==> flow/design.v <==
module invert (input wire i, output wire o);
   assign o = !i;
endmodule
module and2 (input wire i0, i1, output wire o);
  assign o = i0 & i1;
endmodule
module or2 (input wire i0, i1, output wire o);
  assign o = i0 | i1;
endmodule
module xor2 (input wire i0, i1, output wire o);
  assign o = i0 ^ i1;
endmodule
module and3 (input wire i0, i1, i2, output wire o);
   wire t;
   and2 and2_0 (i0, i1, t);
   and2 and2_1 (i2, t, o);
endmodule
module or3 (input wire i0, i1, i2, output wire o);
   wire t;
   or2 or2_0 (i0, i1, t);
   or2 or2_1 (i2, t, o);
endmodule
module xor3 (input wire i0, i1, i2, output wire o);
   wire t;
   xor2 xor2_0 (i0, i1, t);
   xor2 xor2_1 (i2, t, o);
endmodule
module and5(input wire i0, i1, i2, i3, i4, output wire o);
  wire t1;
  and3 a1(i0,i1,i2,t1);
  and3 a2(i3,i4,t1,o);
endmodule
module or5(input wire i0, i1, i2, i3, i4, output wire o);
  wire t1;
  or3 o1(i0,i1,i2,t1);
  or3 o2(i3,i4,t1,o);
endmodule
module mux2 (input wire i0, i1, j, output wire o);
  assign o = (j==0)?i0:i1;
endmodule
module mux4 (input wire [0:3] i, input wire j1, j0, output wire o);
  wire  t0, t1;
  mux2 mux2_0 (i[0], i[1], j0, t0);
  mux2 mux2_1 (i[2], i[3], j0, t1);
  mux2 mux2_2 (t0, t1, j1, o);
endmodule
module mux8 (input wire [0:7] i, input wire j2, j1, j0, output wire o);
  wire  t0, t1;
  mux4 mux4_0 (i[0:3], j1, j0, t0);
  mux4 mux4_1 (i[4:7], j1, j0, t1);
  mux2 mux2_0 (t0, t1, j2, o);
endmodule
module mux16 (input wire [0:15] i, input wire j3, j2, j1, j0, output wire o);
  wire  t0, t1;
  mux8 mux8_0 (i[0:7], j2, j1, j0, t0);
  mux8 mux8_1 (i[8:15], j2, j1, j0, t1);
  mux2 mux2_0 (t0, t1, j3, o);
endmodule
module demux2 (input wire i, j, output wire o0, o1);
  assign o0 = (j==0)?i:1'b0;
  assign o1 = (j==1)?i:1'b0;
endmodule
module demux4 (input wire i, input wire j1, j0, output wire [0:3] o);
  wire  t0, t1;
  demux2 demux2_0 (i, j1, t0, t1);
  demux2 demux2_1 (t0, j0, o[0], o[1]);
  demux2 demux2_2 (t1, j0, o[2], o[3]);
endmodule
module demux8 (input wire i, j2, j1, j0, output wire [0:7] o);
  wire  t0, t1;
  demux2 demux2_0 (i, j2, t0, t1);
  demux4 demux4_0 (t0, j1, j0, o[0:3]);
  demux4 demux4_1 (t1, j1, j0, o[4:7]);
endmodule
module demux16 (input wire i, j3, j2, j1, j0, output wire [0:15] o);
  wire  t0, t1;
  demux2 demux2_0 (i, j3, t0, t1);
  demux8 demux4_0 (t0, j2, j1, j0, o[0:7]);
  demux8 demux4_1 (t1, j2, j1, j0, o[8:15]);
endmodule
module df (input wire clk, in, output wire out);
  reg df_out;
  always@(posedge clk) df_out <= in;
  assign out = df_out;
endmodule
module dfr (input wire clk, reset, in, output wire out);
  wire reset_, df_in;
  invert invert_0 (reset, reset_);
  and2 and2_0 (in, reset_, df_in);
  df df_0 (clk, df_in, out);
endmodule
module dfr16 (input wire clk,reset, input wire [15:0] in, output wire [15:0] out);
  dfr d0(clk,reset, in[0], out[0]);
  dfr d1(clk,reset, in[1], out[1]);
  dfr d2(clk,reset, in[2], out[2]);
  dfr d3(clk,reset, in[3], out[3]);
  dfr d4(clk,reset, in[4], out[4]);
  dfr d5(clk,reset, in[5], out[5]);
  dfr d6(clk,reset, in[6], out[6]);
  dfr d7(clk,reset, in[7], out[7]);
  dfr d8(clk,reset, in[8], out[8]);
  dfr d9(clk,reset, in[9], out[9]);
  dfr d10(clk,reset, in[10], out[10]);
  dfr d11(clk,reset, in[11], out[11]);
  dfr d12(clk,reset, in[12], out[12]);
  dfr d13(clk,reset, in[13], out[13]);
  dfr d14(clk,reset, in[14], out[14]);
  dfr d15(clk,reset, in[15], out[15]);
endmodule
module dfrl (input wire clk, reset, load, in, output wire out);
  wire _in;
  mux2 mux2_0(out, in, load, _in);
  dfr dfr_1(clk, reset, _in, out);
endmodule
module ha(input wire i0, i1, output wire sum, cout);
  xor2 _i0(i0, i1, sum);
  and2 _i1(i0, i1, cout);
endmodule
module fa (input wire i0, i1, cin, output wire sum, cout);
   wire t0, t1, t2;
   xor3 _i0 (i0, i1, cin, sum);
   and2 _i1 (i0, i1, t0);
   and2 _i2 (i1, cin, t1);
   and2 _i3 (cin, i0, t2);
   or3 _i4 (t0, t1, t2, cout);
endmodule
module addsub (input wire addsub, i0, i1, cin, output wire sumdiff, cout);
  wire t;
  fa _i0 (i0, t, cin, sumdiff, cout);
  xor2 _i1 (i1, addsub, t);
endmodule
module bin_counter(input wire clk, reset, in, output wire[3:0] out);
    wire[3:0] t0,t1;
    dfrl d0(clk,reset,in,t0[0],out[0]);
    dfrl d1(clk,reset,in,t0[1],out[1]);
    dfrl d2(clk,reset,in,t0[2],out[2]);
    dfrl d3(clk,reset,in,t0[3],out[3]);
    ha h0(out[0],in,t0[0],t1[0]);
    ha h1(out[1],t1[0],t0[1],t1[1]);
    ha h2(out[2],t1[1],t0[2],t1[2]);
    ha h3(out[3],t1[2],t0[3],t1[3]);
endmodule
module reg_file_slice (input wire clk, reset, wr, rd, input wire [3:0] rd_addr, wr_addr, input wire d_in, output wire d_out);
	wire [0:15] t1,t2;
	wire t3;
	demux16 dm1(wr, wr_addr[3], wr_addr[2], wr_addr[1], wr_addr[0], t1);
	dfrl d0 (clk,reset,t1[0] ,d_in,t2[0]);
	dfrl d1 (clk,reset,t1[1] ,d_in,t2[1]);
	dfrl d2 (clk,reset,t1[2] ,d_in,t2[2]);
	dfrl d3 (clk,reset,t1[3] ,d_in,t2[3]);
	dfrl d4 (clk,reset,t1[4] ,d_in,t2[4]);
	dfrl d5 (clk,reset,t1[5] ,d_in,t2[5]);
	dfrl d6 (clk,reset,t1[6] ,d_in,t2[6]);
	dfrl d7 (clk,reset,t1[7] ,d_in,t2[7]);
	dfrl d8 (clk,reset,t1[8] ,d_in,t2[8]);
	dfrl d9 (clk,reset,t1[9] ,d_in,t2[9]);
	dfrl d10(clk,reset,t1[10],d_in,t2[10]);
	dfrl d11(clk,reset,t1[11],d_in,t2[11]);
	dfrl d12(clk,reset,t1[12],d_in,t2[12]);
	dfrl d13(clk,reset,t1[13],d_in,t2[13]);
	dfrl d14(clk,reset,t1[14],d_in,t2[14]);
    dfrl d15(clk,reset,t1[15],d_in,t2[15]);
	mux16 m1(t2, rd_addr[3], rd_addr[2], rd_addr[1], rd_addr[0], t3);
	and2 a1(t3, rd, d_out);
endmodule
module full_empty(input wire[3:0] front,rear, output wire full, empty);
	wire [3:0] t,out;
	wire t1,t2;
	addsub as1(1, front[0], rear[0], 1, out[0], t[0]);
	addsub as2(1, front[1], rear[1], t[0], out[1], t[1]);
	addsub as3(1, front[2], rear[2], t[1], out[2], t[2]);
	addsub as4(1, front[3], rear[3], t[2], out[3], t[3]);
	invert i1(t[3],t1);
	and5 a1(out[0],out[1],out[2],out[3],1'b1,full);
	or5 o1(out[0],out[1],out[2],out[3],t1,t2);
	invert i2(t2,empty);
endmodule
module memory(input wire clk, reset, wr, rd, input wire[3:0] wr_addr, rd_addr, input wire[15:0] d_in, output wire[15:0] d_out);
	reg_file_slice r0 (clk,reset,wr,rd,rd_addr,wr_addr,d_in[0], d_out[0]);
	reg_file_slice r1 (clk,reset,wr,rd,rd_addr,wr_addr,d_in[1], d_out[1]);
	reg_file_slice r2 (clk,reset,wr,rd,rd_addr,wr_addr,d_in[2], d_out[2]);
	reg_file_slice r3 (clk,reset,wr,rd,rd_addr,wr_addr,d_in[3], d_out[3]);
	reg_file_slice r4 (clk,reset,wr,rd,rd_addr,wr_addr,d_in[4], d_out[4]);
	reg_file_slice r5 (clk,reset,wr,rd,rd_addr,wr_addr,d_in[5], d_out[5]);
	reg_file_slice r6 (clk,reset,wr,rd,rd_addr,wr_addr,d_in[6], d_out[6]);
	reg_file_slice r7 (clk,reset,wr,rd,rd_addr,wr_addr,d_in[7], d_out[7]);
	reg_file_slice r8 (clk,reset,wr,rd,rd_addr,wr_addr,d_in[8], d_out[8]);
	reg_file_slice r9 (clk,reset,wr,rd,rd_addr,wr_addr,d_in[9], d_out[9]);
	reg_file_slice r10(clk,reset,wr,rd,rd_addr,wr_addr,d_in[10],d_out[10]);
	reg_file_slice r11(clk,reset,wr,rd,rd_addr,wr_addr,d_in[11],d_out[11]);
	reg_file_slice r12(clk,reset,wr,rd,rd_addr,wr_addr,d_in[12],d_out[12]);
	reg_file_slice r13(clk,reset,wr,rd,rd_addr,wr_addr,d_in[13],d_out[13]);
	reg_file_slice r14(clk,reset,wr,rd,rd_addr,wr_addr,d_in[14],d_out[14]);
	reg_file_slice r15(clk,reset,wr,rd,rd_addr,wr_addr,d_in[15],d_out[15]);
endmodule
module fifo(input wire clk,reset,wr,rd, input wire[15:0] d_in, output wire full,empty, output wire[15:0] d_out);
	wire[3:0] front,rear;
	wire[15:0] t;
	wire front_inc,rear_inc,full_,empty_;
	full_empty f0(front,rear,full,empty);
	invert i0(full,full_);
	invert i1(empty,empty_);
	and2 a1(wr,full_,front_inc);
	bin_counter bc0(clk,reset,front_inc,front);
	and2 a2(rd,empty_,rear_inc);
	bin_counter bc1(clk,reset,rear_inc,rear);
	memory m0(clk, reset, front_inc, rear_inc, front, rear, d_in, t);
	dfr16 d0(clk, reset, t, d_out);
endmodule
Step by step through the tools: fifo
The steps from the RTL of fifo to its reports follow in flow order.
Line numbers count from 1 in the design file above.
Operators carry their Yosys type and port widths (W data, S select, Z words).
Library cell names are shortened.
{"block": "design", "top": "fifo", "clock_port": "clk", "lib": "sky130hd", "pvt_corner": "tt_025C_1v80"}

Word-level counts
Counts by Yosys on the flattened word-level netlist (proc, flatten, opt, wreduce; memories kept). Register bits leave out memories and registers merged into their read ports (data or address); mux counts leave out enables and synchronous resets folded into registers. Print and check cells are left out. Cells with the same type and inputs are merged into one.
{"block": "word_totals", "reg_bits": 280, "output_inout_bits": 18, "mem_bits_ro": 0, "memories": 0, "latchBits": 0, "clocked_rd_ports_x_width": 0, "ramBits": 0}
{"block": "op_classes", "reduce_and_logical": 4, "div": 0, "n_shift": 0, "bitwise": 349, "n_mul": 0, "cmp": 0, "eq_ne": 0, "n_mux": 534, "addsub": 0}
{"block": "op_table", "op": "$mux W1", "count": 534}
{"block": "op_table", "op": "$and A1 B1 Y1", "count": 317}
{"block": "op_table", "op": "$xor A1 B1 Y1", "count": 15}
{"block": "op_table", "op": "$or A1 B1 Y1", "count": 12}
{"block": "op_table", "op": "$not A1 Y1", "count": 5}
{"block": "op_table", "op": "$logic_not A1 Y1", "count": 4}

Logic depth
Yosys ltp: most cells in a row. Word level: on the elaborated netlist, between registers, memories and ports. Mapped: between sequential cells and ports; inverters and the memories' decode and read muxes count.
{"block": "logic_depth", "word_depth": 23, "ABC_AREA": 0, "mapped_depth": 19, "ltp_nobuf": 16}

Synthesis result
The flow's flattened synthesis, as Yosys stat reports it; memories are mapped. The netlist is that of the ABC_AREA named above (0 if unset); the other value can give another one.
{"block": "by_type", "cell_type": "dfxtp_1", "count": 280}
{"block": "by_type", "cell_type": "nand2_1", "count": 520}
{"block": "by_type", "cell_type": "mux4_2", "count": 64}
{"block": "by_type", "cell_type": "a21oi_1", "count": 253}
{"block": "by_type", "cell_type": "mux2i_1", "count": 32}
{"block": "by_type", "cell_type": "buf_4", "count": 39}
{"block": "by_type", "cell_type": "buf_2", "count": 46}
{"block": "by_type", "cell_type": "clkbuf_1", "count": 45}
{"block": "by_type", "cell_type": "nor3_4", "count": 10}
{"block": "by_type", "cell_type": "nand3_1", "count": 20}
{"block": "by_type", "cell_type": "o22ai_1", "count": 16}
{"block": "by_type", "cell_type": "ha_1", "count": 7}
{"block": "by_type", "cell_type": "buf_6", "count": 7}
{"block": "by_type", "cell_type": "a21oi_2", "count": 7}
{"block": "by_type", "cell_type": "fa_1", "count": 3}
{"block": "by_type", "cell_type": "and3_1", "count": 7}
{"block": "by_type", "cell_type": "clkbuf_2", "count": 6}
{"block": "by_type", "cell_type": "and3b_1", "count": 3}
Not listed: further types 17, cells in them 34.
{"block": "synth_totals", "seq_area_um2": 5605.4, "n_buf": 144, "ffs": 280, "cell_count": 1399, "mapped_area_um2": 12234.2}
The figures by module come from a second, unflattened synthesis with its own total; it is not the netlist above.
{"block": "hier_totals", "hier_cells": 1903, "hier_area_um2": 20410.8}
Rows give one instance, submodules left out.
{"block": "modules", "module": "mux2", "mod_area_um2": 15.0, "instances": 504, "cells": 1, "seq_area_um2": 0.0}
{"block": "modules", "module": "df", "mod_area_um2": 20.0, "instances": 280, "cells": 1, "seq_area_um2": 20.0}
{"block": "modules", "module": "demux2", "mod_area_um2": 16.3, "instances": 240, "cells": 2, "seq_area_um2": 0.0}
{"block": "modules", "module": "and2", "mod_area_um2": 6.3, "instances": 322, "cells": 1, "seq_area_um2": 0.0}
{"block": "modules", "module": "invert", "mod_area_um2": 3.8, "instances": 284, "cells": 1, "seq_area_um2": 0.0}
{"block": "modules", "module": "xor2", "mod_area_um2": 8.8, "instances": 20, "cells": 1, "seq_area_um2": 0.0}
{"block": "modules", "module": "or2", "mod_area_um2": 6.3, "instances": 12, "cells": 1, "seq_area_um2": 0.0}
{"block": "modules", "module": "full_empty", "mod_area_um2": 3.8, "instances": 1, "cells": 1, "seq_area_um2": 0.0}
{"block": "modules", "module": "addsub", "mod_area_um2": 0.0, "instances": 4, "cells": 0, "seq_area_um2": 0.0}
{"block": "modules", "module": "and3", "mod_area_um2": 0.0, "instances": 2, "cells": 0, "seq_area_um2": 0.0}
{"block": "modules", "module": "and5", "mod_area_um2": 0.0, "instances": 1, "cells": 0, "seq_area_um2": 0.0}
{"block": "modules", "module": "bin_counter", "mod_area_um2": 0.0, "instances": 2, "cells": 0, "seq_area_um2": 0.0}
{"block": "modules", "module": "demux16", "mod_area_um2": 0.0, "instances": 16, "cells": 0, "seq_area_um2": 0.0}
{"block": "modules", "module": "demux4", "mod_area_um2": 0.0, "instances": 64, "cells": 0, "seq_area_um2": 0.0}
Further modules, not shown: 15.

Worst setup path after synthesis
Source: OpenSTA report_checks on the synthesized netlist (no wires, ideal clock, input and output delay 20% of the period each), path of least setup slack; recovery checks are left aside. Register names are those of the netlist, which keeps one name where synthesis merged equal registers.
{"block": "synth_timing", "kind": "register to output", "startpoint": "reg bc1.d1.dfr_1.df_0.df_out", "endpoint": "out full", "delay_ns": 2.890, "path_slack_ns": 1.110, "stages": 13, "output_delay_ns": 1.000, "arrival_ns": 2.890, "tclk_ns": 5.0, "path_buffers": 5, "period_less_setup_slack_ns": 3.89}
"delay_ns" = arrival - input delay + setup time.
At an output port there is no setup time.
"stages": output pins that drive a net of the path, with the launching flip-flop's if there is one; two outputs of one cell count as two.
"period_less_setup_slack_ns" = period - worst setup slack (recovery checks aside). The figure is calculated, with input and output delays left at 20% of the set period.
Between the ends stands the longest chain of elaborated cells between them, by number of cells; it is not shown to be the way that was timed. Of several equally long chains one is given.
A line is the first line of the expression or statement that the cell stems from. Yosys adds cells for indexed reads and writes and turns some case tables into memories.
{"block": "synth_via", "cell_sequence": "dfxtp_1 -> buf_4 -> buf_4 -> buf_2 -> inv_1 -> fa_1 -> fa_1 -> inv_1 -> fa_1 -> nand4bb_1 -> buf_4 -> inv_2 -> buf_6", "elab_chain_len": 9}
{"block": "synth_lines", "item": "from (decl)", "line_no": 82, "rtl": "reg df_out;"}
{"block": "synth_lines", "item": "from (assign)", "line_no": 83, "rtl": "always@(posedge clk) df_out <= in;"}
{"block": "synth_lines", "item": "$not A1 Y1"}
{"block": "synth_lines", "item": "$and A1 B1 Y1", "line_no": 5, "rtl": "assign o = i0 & i1;"}
{"block": "synth_lines", "item": "$or A1 B1 Y1 (2 in a row)", "line_no": 8, "rtl": "assign o = i0 | i1;"}
{"block": "synth_lines", "item": "$and A1 B1 Y1", "line_no": 5}
{"block": "synth_lines", "item": "$or A1 B1 Y1 (2 in a row)", "line_no": 8}
{"block": "synth_lines", "item": "$xor A1 B1 Y1", "line_no": 11, "rtl": "assign o = i0 ^ i1;"}
{"block": "synth_lines", "item": "$and A1 B1 Y1", "line_no": 5}
{"block": "synth_lines", "item": "to (decl)", "line_no": 196, "rtl": "module fifo(input wire clk,reset,wr,rd, input wire[15:0] d_in, output wire full,empty, output wire[15:0] d_out ..."}

Timing after layout
From the final timing report of flow run A: the path of least setup slack in the routed layout; clock arrival at registers is part of the times.
{"block": "layout_timing", "kind": "register to output", "startpoint": "reg bc0.d0.dfr_1.df_0.df_out", "endpoint": "out empty", "path_slack_ns": 0.91, "output_delay_ns": 0.90, "tclk_ns": 4.49, "arrival_ns": 2.68, "stages": 11, "path_buffers": 1}
Between the ends stands the longest chain of elaborated cells between them, by number of cells; it is not shown to be the way that was timed. Of several equally long chains one is given.
{"block": "layout_via", "cell_sequence": "dfxtp_4 -> inv_1 -> ha_1 -> inv_1 -> fa_2 -> fa_2 -> inv_2 -> fa_1 -> nand4bb_1 -> nor2_1 -> clkdlybuf4s15_1", "elab_chain_len": 16}
{"block": "layout_lines", "item": "from (decl)", "line_no": 82, "rtl": "reg df_out;"}
{"block": "layout_lines", "item": "from (assign)", "line_no": 83, "rtl": "always@(posedge clk) df_out <= in;"}
{"block": "layout_lines", "item": "$and A1 B1 Y1", "line_no": 5, "rtl": "assign o = i0 & i1;"}
{"block": "layout_lines", "item": "$or A1 B1 Y1 (2 in a row)", "line_no": 8, "rtl": "assign o = i0 | i1;"}
{"block": "layout_lines", "item": "$and A1 B1 Y1", "line_no": 5}
{"block": "layout_lines", "item": "$or A1 B1 Y1 (2 in a row)", "line_no": 8}
{"block": "layout_lines", "item": "$and A1 B1 Y1", "line_no": 5}
{"block": "layout_lines", "item": "$or A1 B1 Y1 (2 in a row)", "line_no": 8}
{"block": "layout_lines", "item": "$and A1 B1 Y1", "line_no": 5}
{"block": "layout_lines", "item": "$or A1 B1 Y1 (2 in a row)", "line_no": 8}
{"block": "layout_lines", "item": "$logic_not A1 Y1", "line_no": 2, "rtl": "assign o = !i;"}
{"block": "layout_lines", "item": "$or A1 B1 Y1 (2 in a row)", "line_no": 8}
{"block": "layout_lines", "item": "$logic_not A1 Y1", "line_no": 2}
{"block": "layout_lines", "item": "to (decl)", "line_no": 196, "rtl": "module fifo(input wire clk,reset,wr,rd, input wire[15:0] d_in, output wire full,empty, output wire[15:0] d_out ..."}

--- measured runs ---
Design fifo on sky130hd. What follows are 2 stored runs of the flow, each under its own settings; their order means nothing. The constraints put input and output delay at 20% of the set period each and load the outputs with 0.01 pF.
By "period_reached_ns" is meant the clock period of the run minus its worst setup slack. This is arithmetic on one report: input and output delays are still those of the set period (20% each).
"timing.worst_path_ns": the worst setup path's part of the clock period (all of it between registers, 20% less for each end at a port) less its slack. A launch clock that arrives late makes it longer, a capture clock that arrives late makes it shorter.
By "final_power_w" is meant OpenSTA's value without simulated activity: inputs other than the clock are taken to toggle once in ten clock periods, and the tool carries that through the logic.

Flow run A
==> flow/run.sh <==
#!/bin/bash
# the make line also repeats the synthesis and layout settings of config.mk as NAME=value (left out here)
make -C /OpenROAD-flow-scripts/flow DESIGN_CONFIG=/design/flow/config.mk WORK_HOME=/design/flow/orfs CLKGATE_MAP_FILE= finish
==> flow/config.mk <==
export PLATFORM = sky130hd
export DESIGN_NAME = fifo
export DESIGN_NICKNAME = fifo
export VERILOG_FILES = /design/flow/design.v
export SDC_FILE = /design/flow/constraint.sdc
export NUM_CORES = 4
export LEC_CHECK = 0
export CAP_MARGIN = 20
export CORE_MARGIN = 2
export CORE_UTILIZATION = 40
export PLACE_DENSITY = 0.6
export SETUP_SLACK_MARGIN = 0.85
export SLEW_MARGIN = 20
==> flow/constraint.sdc <==
create_clock -name core_clock -period 4.49 [get_ports {clk}]
set_input_delay 0.8980 -clock core_clock [delete_from_list [all_inputs] [get_ports {clk}]]
set_output_delay 0.8980 -clock core_clock [all_outputs]
set_load 0.01 [all_outputs]

==> results of flow run A, as JSON <==
{
  "post_route_stdcell_area_um2": 13414.1,
  "finalUtil_pct": 44.2,
  "timing.worst_path_ns": 2.68,
  "worstPathKind": "register to output",
  "period_reached_ns": 3.580,
  "die_footprint_um2": 31999.8,
  "tns_setup_ns": 0.000,
  "final_setup_ws_ns": 0.910,
  "final_power_w": 0.005625,
  "yosys.chip_area_um2": 12234.2,
  "hold_ws_ns": 0.452
}

Flow run B
==> flow/run.sh <==
#!/bin/bash
# the make line also repeats the synthesis and layout settings of config.mk as NAME=value (left out here)
make -C /OpenROAD-flow-scripts/flow DESIGN_CONFIG=/design/flow/config.mk WORK_HOME=/design/flow/orfs CLKGATE_MAP_FILE= finish
==> flow/config.mk <==
export PLATFORM = sky130hd
export DESIGN_NAME = fifo
export DESIGN_NICKNAME = fifo
export VERILOG_FILES = /design/flow/design.v
export SDC_FILE = /design/flow/constraint.sdc
export NUM_CORES = 4
export LEC_CHECK = 0
export CAP_MARGIN = 20
export CELL_PAD_IN_SITES_DETAIL_PLACEMENT = 1
export CELL_PAD_IN_SITES_GLOBAL_PLACEMENT = 3
export CORE_ASPECT_RATIO = 1.07
export CORE_MARGIN = 2
export CORE_UTILIZATION = 24
export PLACE_DENSITY_LB_ADDON = 0.03
export SLEW_MARGIN = 20
export TNS_END_PERCENT = 60
==> flow/constraint.sdc <==
create_clock -name core_clock -period 7.03 [get_ports {clk}]
set_input_delay 1.4060 -clock core_clock [delete_from_list [all_inputs] [get_ports {clk}]]
set_output_delay 1.4060 -clock core_clock [all_outputs]
set_load 0.01 [all_outputs]

==> results of flow run B, as JSON <==
{
  "die_footprint_um2": 52799.1,
  "timing.worst_path_ns": 4.18,
  "worstPathKind": "register to output",
  "final_setup_ws_ns": 1.440,
  "period_reached_ns": 5.590,
  "final_power_w": 0.004032,
  "post_route_stdcell_area_um2": 14066.0,
  "tns_setup_ns": 0.000,
  "finalUtil_pct": 28.0,
  "yosys.chip_area_um2": 12234.2,
  "hold_ws_ns": 0.450
}
--- end ---
